==> flow/design.v <==
module distorter_pipelined_368 #(parameter INT_WIDTH = 4,
                                 FRACT_WIDTH = 12,
                                 DATA_WIDTH = INT_WIDTH + FRACT_WIDTH)
                                (input wire clk_368,
                                 input wire rst_n,
                                 input wire signed [DATA_WIDTH-1 : 0] in_r,
                                 input wire signed [DATA_WIDTH-1 : 0] in_i,
                                 input wire signed [DATA_WIDTH-1 : 0] a10_r,
                                 input wire signed [DATA_WIDTH-1 : 0] a10_i,
                                 input wire signed [DATA_WIDTH-1 : 0] a30_r,
                                 input wire signed [DATA_WIDTH-1 : 0] a30_i,
                                 input wire signed [DATA_WIDTH-1 : 0] a50_r,
                                 input wire signed [DATA_WIDTH-1 : 0] a50_i,
                                 output reg signed [DATA_WIDTH-1 : 0] out_r,
                                 output reg signed [DATA_WIDTH-1 : 0] out_i);
    wire signed [2*DATA_WIDTH-1 : 0] xin_r, xin_i;
    wire signed [DATA_WIDTH-1 : 0] xin_trunc_r, xin_trunc_i;
    wire signed [DATA_WIDTH-1 : 0] abs_squared;
    wire signed [2*DATA_WIDTH-1 : 0] abs_pwr_four;
    wire signed [DATA_WIDTH-1 : 0] abs_pwr_four_trunc;
    wire signed [2*DATA_WIDTH-1 : 0] half_mul1_r;
    wire signed [DATA_WIDTH-1 : 0] half_mul1_trunc_r;
    wire signed [2*DATA_WIDTH-1 : 0] half_mul1_i;
    wire signed [DATA_WIDTH-1 : 0] half_mul1_trunc_i;
    wire signed [DATA_WIDTH-1 : 0] add1_r;
    wire signed [DATA_WIDTH-1 : 0] add1_i;
    wire signed [2*DATA_WIDTH-1 : 0] half_mul2_r;
    wire signed [DATA_WIDTH-1 : 0] half_mul2_trunc_r;
    wire signed [2*DATA_WIDTH-1 : 0] half_mul2_i;
    wire signed [DATA_WIDTH-1 : 0] half_mul2_trunc_i;
    wire signed [DATA_WIDTH-1 : 0] add2_r;
    wire signed [DATA_WIDTH-1 : 0] add2_i;
    wire signed [2*DATA_WIDTH-1 : 0] mul1;
    wire signed [DATA_WIDTH-1 : 0] mul1_trunc;
    wire signed [2*DATA_WIDTH-1 : 0] mul2;
    wire signed [DATA_WIDTH-1 : 0] mul2_trunc;
    wire signed [2*DATA_WIDTH-1 : 0] mul3;
    wire signed [DATA_WIDTH-1 : 0] mul3_trunc;
    wire signed [2*DATA_WIDTH-1 : 0] mul4;
    wire signed [DATA_WIDTH-1 : 0] mul4_trunc;
    reg signed [DATA_WIDTH-1 : 0] in_r_reg1, in_i_reg1, in_r_reg2, in_i_reg2, in_r_reg3, in_i_reg3, in_r_reg4, in_i_reg4;
    wire signed [DATA_WIDTH-1 : 0] out_r_comb, out_i_comb;
    reg signed [DATA_WIDTH-1 : 0] a10_r_reg1, a10_i_reg1, a10_r_reg2, a10_i_reg2, a10_r_reg3, a10_i_reg3;
    reg signed [DATA_WIDTH-1 : 0] a30_r_reg1, a30_i_reg1, a30_r_reg2, a30_i_reg2;
    reg signed [DATA_WIDTH-1 : 0] a50_r_reg1, a50_i_reg1, a50_r_reg2, a50_i_reg2, a50_r_reg3, a50_i_reg3;
    reg signed [DATA_WIDTH-1 : 0] abs_squared_reg;
    reg signed [DATA_WIDTH-1 : 0] half_mul1_trunc_r_reg, half_mul1_trunc_i_reg;
    reg signed [DATA_WIDTH-1 : 0] abs_pwr_four_trunc_reg;
    reg signed [DATA_WIDTH-1 : 0] add1_r_reg, add1_i_reg;
    reg signed [DATA_WIDTH-1 : 0] half_mul2_trunc_r_reg, half_mul2_trunc_i_reg;
    reg signed [DATA_WIDTH-1 : 0] add2_r_reg;
    reg signed [DATA_WIDTH-1 : 0] add2_i_reg;
    reg signed [DATA_WIDTH-1 : 0] in_r_reg5, in_i_reg5;
    always@(posedge clk_368 or negedge rst_n)
    begin
        if (!rst_n)
        begin
            in_r_reg1              <= 'd0;
            in_i_reg1              <= 'd0;
            in_r_reg2              <= 'd0;
            in_i_reg2              <= 'd0;
            in_r_reg3              <= 'd0;
            in_i_reg3              <= 'd0;
            in_r_reg4              <= 'd0;
            in_i_reg4              <= 'd0;
            out_r                  <= 'd0;
            out_i                  <= 'd0;
            a10_r_reg1             <= 'd0;
            a10_i_reg1             <= 'd0;
            a10_r_reg2             <= 'd0;
            a10_i_reg2             <= 'd0;
            a10_r_reg3             <= 'd0;
            a10_i_reg3             <= 'd0;
            a30_r_reg1             <= 'd0;
            a30_i_reg1             <= 'd0;
            a30_r_reg2             <= 'd0;
            a30_i_reg2             <= 'd0;
            a50_r_reg1             <= 'd0;
            a50_i_reg1             <= 'd0;
            a50_r_reg2             <= 'd0;
            a50_i_reg2             <= 'd0;
            a50_r_reg3             <= 'd0;
            a50_i_reg3             <= 'd0;
            abs_squared_reg        <= 'd0;
            half_mul1_trunc_r_reg  <= 'd0;
            half_mul1_trunc_i_reg  <= 'd0;
            abs_pwr_four_trunc_reg <= 'd0;
            add1_r_reg             <= 'd0;
            add1_i_reg             <= 'd0;
            half_mul2_trunc_r_reg  <= 'd0;
            half_mul2_trunc_i_reg  <= 'd0;
            add2_r_reg             <= 'd0;
            add2_i_reg             <= 'd0;
            in_r_reg5              <= 'd0;
            in_i_reg5              <= 'd0;
        end
        else
        begin
            in_r_reg1              <= in_r;
            in_i_reg1              <= in_i;
            in_r_reg2              <= in_r_reg1;
            in_i_reg2              <= in_i_reg1;
            in_r_reg3              <= in_r_reg2;
            in_i_reg3              <= in_i_reg2;
            in_r_reg4              <= in_r_reg3;
            in_i_reg4              <= in_i_reg3;
            out_r                  <= out_r_comb;
            out_i                  <= out_i_comb;
            a10_r_reg1             <= a10_r;
            a10_i_reg1             <= a10_i;
            a10_r_reg2             <= a10_r_reg1;
            a10_i_reg2             <= a10_i_reg1;
            a10_r_reg3             <= a10_r_reg2;
            a10_i_reg3             <= a10_i_reg2;
            a30_r_reg1             <= a30_r;
            a30_i_reg1             <= a30_i;
            a30_r_reg2             <= a30_r_reg1;
            a30_i_reg2             <= a30_i_reg1;
            a50_r_reg1             <= a50_r;
            a50_i_reg1             <= a50_i;
            a50_r_reg2             <= a50_r_reg1;
            a50_i_reg2             <= a50_i_reg1;
            a50_r_reg3             <= a50_r_reg2;
            a50_i_reg3             <= a50_i_reg2;
            abs_squared_reg        <= abs_squared;
            half_mul1_trunc_r_reg  <= half_mul1_trunc_r;
            half_mul1_trunc_i_reg  <= half_mul1_trunc_i;
            abs_pwr_four_trunc_reg <= abs_pwr_four_trunc;
            add1_r_reg             <= add1_r;
            add1_i_reg             <= add1_i;
            half_mul2_trunc_r_reg  <= half_mul2_trunc_r;
            half_mul2_trunc_i_reg  <= half_mul2_trunc_i;
            add2_r_reg             <= add2_r;
            add2_i_reg             <= add2_i;
            in_r_reg5              <= in_r_reg4;
            in_i_reg5              <= in_i_reg4;
        end
    end
    assign xin_r       = in_r_reg1 * in_r_reg1;
    assign xin_trunc_r = xin_r >> (FRACT_WIDTH);
    assign xin_i       = in_i_reg1 * in_i_reg1;
    assign xin_trunc_i = xin_i >> (FRACT_WIDTH);
    assign abs_squared = xin_trunc_r + xin_trunc_i;
    assign abs_pwr_four       = abs_squared_reg * abs_squared_reg;
    assign abs_pwr_four_trunc = abs_pwr_four >> (FRACT_WIDTH);
    assign half_mul1_r       = abs_squared_reg * a30_r_reg2;
    assign half_mul1_trunc_r = half_mul1_r >> (FRACT_WIDTH);
    assign half_mul1_i       = abs_squared_reg * a30_i_reg2;
    assign half_mul1_trunc_i = half_mul1_i >> (FRACT_WIDTH);
    assign add1_r = half_mul1_trunc_r_reg + a10_r_reg3;
    assign add1_i = half_mul1_trunc_i_reg + a10_i_reg3;
    assign half_mul2_r       = abs_pwr_four_trunc_reg * a50_r_reg3;
    assign half_mul2_trunc_r = half_mul2_r >> (FRACT_WIDTH);
    assign half_mul2_i       = abs_pwr_four_trunc_reg * a50_i_reg3;
    assign half_mul2_trunc_i = half_mul2_i >> (FRACT_WIDTH);
    assign add2_r = half_mul2_trunc_r_reg + add1_r_reg;
    assign add2_i = half_mul2_trunc_i_reg + add1_i_reg;
    assign mul1       = add2_r_reg * in_r_reg5;
    assign mul1_trunc = mul1 >> (FRACT_WIDTH);
    assign mul2       = add2_i_reg * in_i_reg5;
    assign mul2_trunc = mul2 >> (FRACT_WIDTH);
    assign mul3       = add2_r_reg * in_i_reg5;
    assign mul3_trunc = mul3 >> (FRACT_WIDTH);
    assign mul4       = add2_i_reg * in_r_reg5;
    assign mul4_trunc = mul4 >> (FRACT_WIDTH);
    assign out_r_comb = mul1_trunc - mul2_trunc;
    assign out_i_comb = mul3_trunc + mul4_trunc;
endmodule
Tool chain data of distorter_pipelined_368
The steps from the RTL of distorter_pipelined_368 to its reports follow in flow order. Line numbers count from 1 in the design file above. Library cell names are shortened. The mark n/a stands for no value.

Top: distorter_pipelined_368. Clock port: clk_368. Library: sky130hd. Timing corner: tt_025C_1v80.

Word level
Yosys after proc, flatten, opt, wreduce and memory -nomap, before mapping. Enables and synchronous resets that opt folds into registers are not counted as muxes. Memory bits, and registers merged into a memory's read port (data or address), are not among the register bits. Print and check cells are not counted. Equal cells are merged and count once.

For multiply operators the number is 11. Under add/sub/neg operators stands 7.

Operators by type and width (number): 16-bit by 16-bit multiplier with 28-bit output (11); 16-bit adder (6); 16-bit subtractor (1).

The figure for output and inout port bits is 32. The entry for register bits after elaboration reads 608.

Depth
Yosys ltp: most cells in a row. Word level: on the elaborated netlist, between registers, memories and ports. Mapped: between sequential cells and ports; inverters and the memories' decode and read muxes count.

The figure for word-level depth is 2. For ABC_AREA the number is 1. The entry for mapped depth reads 38. The entry for depth with buffers taken out reads 37.

Netlist
The flow's flattened synthesis, as Yosys stat reports it; memories are mapped. The netlist is that of the ABC_AREA named above (0 if unset); the other value can give another one. The area totals of this step are shown rounded.

For chip area (Yosys) the number is 116000 um2. Under area of sequential cells stands 15200 um2. The figure for cells in the netlist is 13442. Buffers: 489. For flip-flop cells the number is 608.

Cell types: fa_1 (number 2448, area in all 4.9E+04 um2); inv_1 (number 4207, area in all 1.58E+04 um2); dfrtp_1 (number 608, area in all 1.52E+04 um2); ha_1 (number 936, area in all 1.17E+04 um2); nand2_1 (number 3029, area in all 1.14E+04 um2); xor2_1 (number 275, area in all 2408.56 um2); a21oi_1 (number 393, area in all 1.97E+03 um2); xnor2_1 (number 169, area in all 1480.17 um2); clkbuf_1 (number 382, area in all 1.43E+03 um2); nor2_1 (number 237, area in all 889.603 um2); nand3_1 (number 154, area in all 770.739 um2); o21ai_0 (number 152, area in all 760.73 um2); buf_1 (number 74, area in all 277.766 um2); nor3_1 (number 49, area in all 245.235 um2); a21o_1 (number 31, area in all 232.723 um2); o21bai_1 (number 29, area in all 217.709 um2); nand4_1 (number 30, area in all 187.68 um2); a31oi_1 (number 24, area in all 150.144 um2).

Other cell types: 38; their cells: 215.

Path before layout
Source: OpenSTA report_checks on the synthesized netlist (no wires, ideal clock, input and output delay 20% of the period each), path of least setup slack; recovery checks are left aside. Register names are those of the netlist, which keeps one name where synthesis merged equal registers.

Kind: register -> register. Start: reg in_i_reg5[1]. End: reg out_r[12]. Library setup time: 0.079 ns. The figure for data required time is 8.921 ns. The entry for period reads 9.0 ns. Stages: 30. Under arrival stands 6.812 ns. The figure for path delay is 6.891 ns. Under slack stands 2.109 ns. Under period reached after synthesis stands 6.891 ns.

"path delay" = arrival - input delay + setup time. "stages": output pins that drive a net of the path, with the launching flip-flop's if there is one; two outputs of one cell count as two. "period reached after synthesis" is the clock period less the worst setup slack; recovery checks do not enter. This is arithmetic on one report: input and output delays are still those of the set period (20% each). The rows between start and end are the longest chain of elaborated cells between them; the timing report does not say that the signal goes this way. Where chains are equally long, one stands for them. A line is the first line of the expression or statement that the cell stems from. Yosys adds cells for indexed reads and writes and turns some case tables into memories.

Cell sequence: dfrtp_1 > clkbuf_1 > buf_1 > nand2_1 > fa_1 > fa_1 > fa_1 > fa_1 > inv_1 > fa_1 > inv_1 > fa_1 > inv_1 > ha_1 > nand2_1 > nor4_1 > a21oi_1 > xor2_1 > ha_1 > fa_1 > nor2_1 > a211oi_1 > o21ai_0 > nand2_1 > nand2_1 > nand2_1 > nand2_1 > nand3_1 > nand2_1 > xor2_1. Under cells in the longest elaborated chain stands 2. The entry for elaborated cells on any way between the ends reads 2. Classes of those cells: 1 x add/sub; 1 x mul.

Ends and longest elaborated chain, after synthesis: from (decl) (RTL line 53) `reg signed [DATA_WIDTH-1 : 0] in_r_reg5, in_i_reg5;`; from (assign) (RTL line 95) `in_i_reg5              <= 'd0;`; from (assign) (RTL line 136) `in_i_reg5              <= in_i_reg4;`; 16-bit by 16-bit multiplier with 28-bit output (RTL line 160) `assign mul2       = add2_i_reg * in_i_reg5;`; 16-bit subtractor (RTL line 166) `assign out_r_comb = mul1_trunc - mul2_trunc;`; to (assign) (RTL line 66) `out_r                  <= 'd0;`; to (assign) (RTL line 107) `out_r                  <= out_r_comb;`; to (decl) (RTL line 14) `output reg signed [DATA_WIDTH-1 : 0] out_r,`.

Worst path after layout
From the final timing report of run A: the path of least setup slack in the routed layout; clock arrival at registers is part of the times.

Kind: register -> register. Start: reg in_r_reg1[9]. End: reg abs_squared_reg[15]. Library setup time: 0.11 ns. The figure for data required time is 9.63 ns. Under slack stands 0.85 ns. Under arrival stands 8.79 ns. Stages: 33. The entry for period reads 9.0 ns.

The rows between start and end are the longest chain of elaborated cells between them; the timing report does not say that the signal goes this way. Where chains are equally long, one stands for them.

Cell sequence: dfrtp_1 > nand2_1 > fa_1 > inv_1 > fa_1 > inv_1 > fa_1 > inv_1 > fa_1 > fa_1 > inv_1 > fa_1 > inv_1 > ha_1 > nand2_1 > inv_1 > nand2_1 > o211ai_1 > a21oi_1 > o21ai_2 > nand3_1 > nand2_1 > xor2_1 > ha_1 > a21oi_1 > nor2_1 > o21ai_0 > o2111ai_1 > a31oi_1 > nand3b_1 > nand2_1 > nand2_1 > nand2_1. Under cells in the longest elaborated chain stands 2. The entry for elaborated cells on any way between the ends reads 2. Classes of those cells: 1 x add/sub; 1 x mul.

Ends and longest elaborated chain, post-layout: from (decl) (RTL line 41) `reg signed [DATA_WIDTH-1 : 0] in_r_reg1, in_i_reg1, in_r_reg2, in_i_reg2, in_r_reg3, in_i_reg3, in_r_reg4, in_ ...`; from (assign) (RTL line 58) `in_r_reg1              <= 'd0;`; from (assign) (RTL line 99) `in_r_reg1              <= in_r;`; 16-bit by 16-bit multiplier with 28-bit output (RTL line 139) `assign xin_r       = in_r_reg1 * in_r_reg1;`; 16-bit adder (RTL line 143) `assign abs_squared = xin_trunc_r + xin_trunc_i;`; to (assign) (RTL line 84) `abs_squared_reg        <= 'd0;`; to (assign) (RTL line 125) `abs_squared_reg        <= abs_squared;`; to (decl) (RTL line 46) `reg signed [DATA_WIDTH-1 : 0] abs_squared_reg;`.

==> results <==
Top module distorter_pipelined_368; platform sky130hd; tools Yosys and OpenROAD; 3 stored runs in no particular order. Input and output delays are each 20% of the period that was set; the output load is 0.01 pF. "reached clock period" = clock period - worst setup slack. The figure is calculated, with input and output delays left at 20% of the set period. By "critical setup path time" is meant the share of the clock period that the worst setup path is allowed (20% is reserved at inputs, 20% at outputs), minus its slack. Clock arrival times at its registers enter into it. Measured values are rounded.

Run A has these settings: ABC_AREA 1; CELL_PAD_IN_SITES_DETAIL_PLACEMENT 1; CELL_PAD_IN_SITES_GLOBAL_PLACEMENT 1; CORE_ASPECT_RATIO 1.05; CORE_UTILIZATION 51; CTS_CLUSTER_DIAMETER 283; SETUP_SLACK_MARGIN -0.79; period_ns 9.0; CAP_MARGIN 20; CORE_MARGIN 2; SLEW_MARGIN 20. The setup total negative slack stands at 0.000 ns. The measured setup slack of the critical path is 0.847 ns. The final design utilization stands at 54.5%. The area of the die is 231000 um2. The reached clock period comes to 8.153 ns. For the worst-case hold slack the run shows 0.309 ns. The netlist area reported by Yosys comes to 116000 um2. The critical setup path time stands at 8.15 ns. Worst setup path kind: register -> register. The measured standard-cell area of the final layout is 123000 um2.

Run B has these settings: ABC_AREA 1; CELL_PAD_IN_SITES_DETAIL_PLACEMENT 1; CELL_PAD_IN_SITES_GLOBAL_PLACEMENT 1; CORE_ASPECT_RATIO 0.81; CORE_UTILIZATION 40; CTS_CLUSTER_DIAMETER 283; GPL_ROUTABILITY_DRIVEN 1; GPL_TIMING_DRIVEN 0; HOLD_SLACK_MARGIN 0.07; PLACE_DENSITY_LB_ADDON 0.01; SETUP_SLACK_MARGIN -0.79; SLEW_MARGIN 35; period_ns 9.0; CAP_MARGIN 20; CORE_MARGIN 2. The critical setup path time stands at 9.54 ns. Worst setup path kind: register -> register. The reached clock period comes to 9.543 ns. The measured setup slack of the critical path is -0.543 ns. The setup total negative slack stands at -2.98 ns. For the worst-case hold slack the run shows 0.329 ns. The area of the die is 293000 um2. The netlist area reported by Yosys comes to 116000 um2. The measured standard-cell area of the final layout is 125000 um2. The final design utilization stands at 43.5%.

Run C has these settings: CELL_PAD_IN_SITES_GLOBAL_PLACEMENT 2; CORE_UTILIZATION 37; GPL_ROUTABILITY_DRIVEN 0; MAX_ROUTING_LAYER met5; MIN_ROUTING_LAYER met2; PLACE_DENSITY_LB_ADDON 0.06; SETUP_SLACK_MARGIN -0.22; period_ns 11.0; CAP_MARGIN 20; CORE_MARGIN 2; SLEW_MARGIN 20. The measured setup slack of the critical path is 1.88 ns. The measured standard-cell area of the final layout is 120000 um2. The setup total negative slack stands at 0.000 ns. For the worst-case hold slack the run shows 0.319 ns. The final design utilization stands at 40.3%. The critical setup path time stands at 9.12 ns. Worst setup path kind: register -> register. The area of the die is 303000 um2. The netlist area reported by Yosys comes to 110000 um2. The reached clock period comes to 9.125 ns.
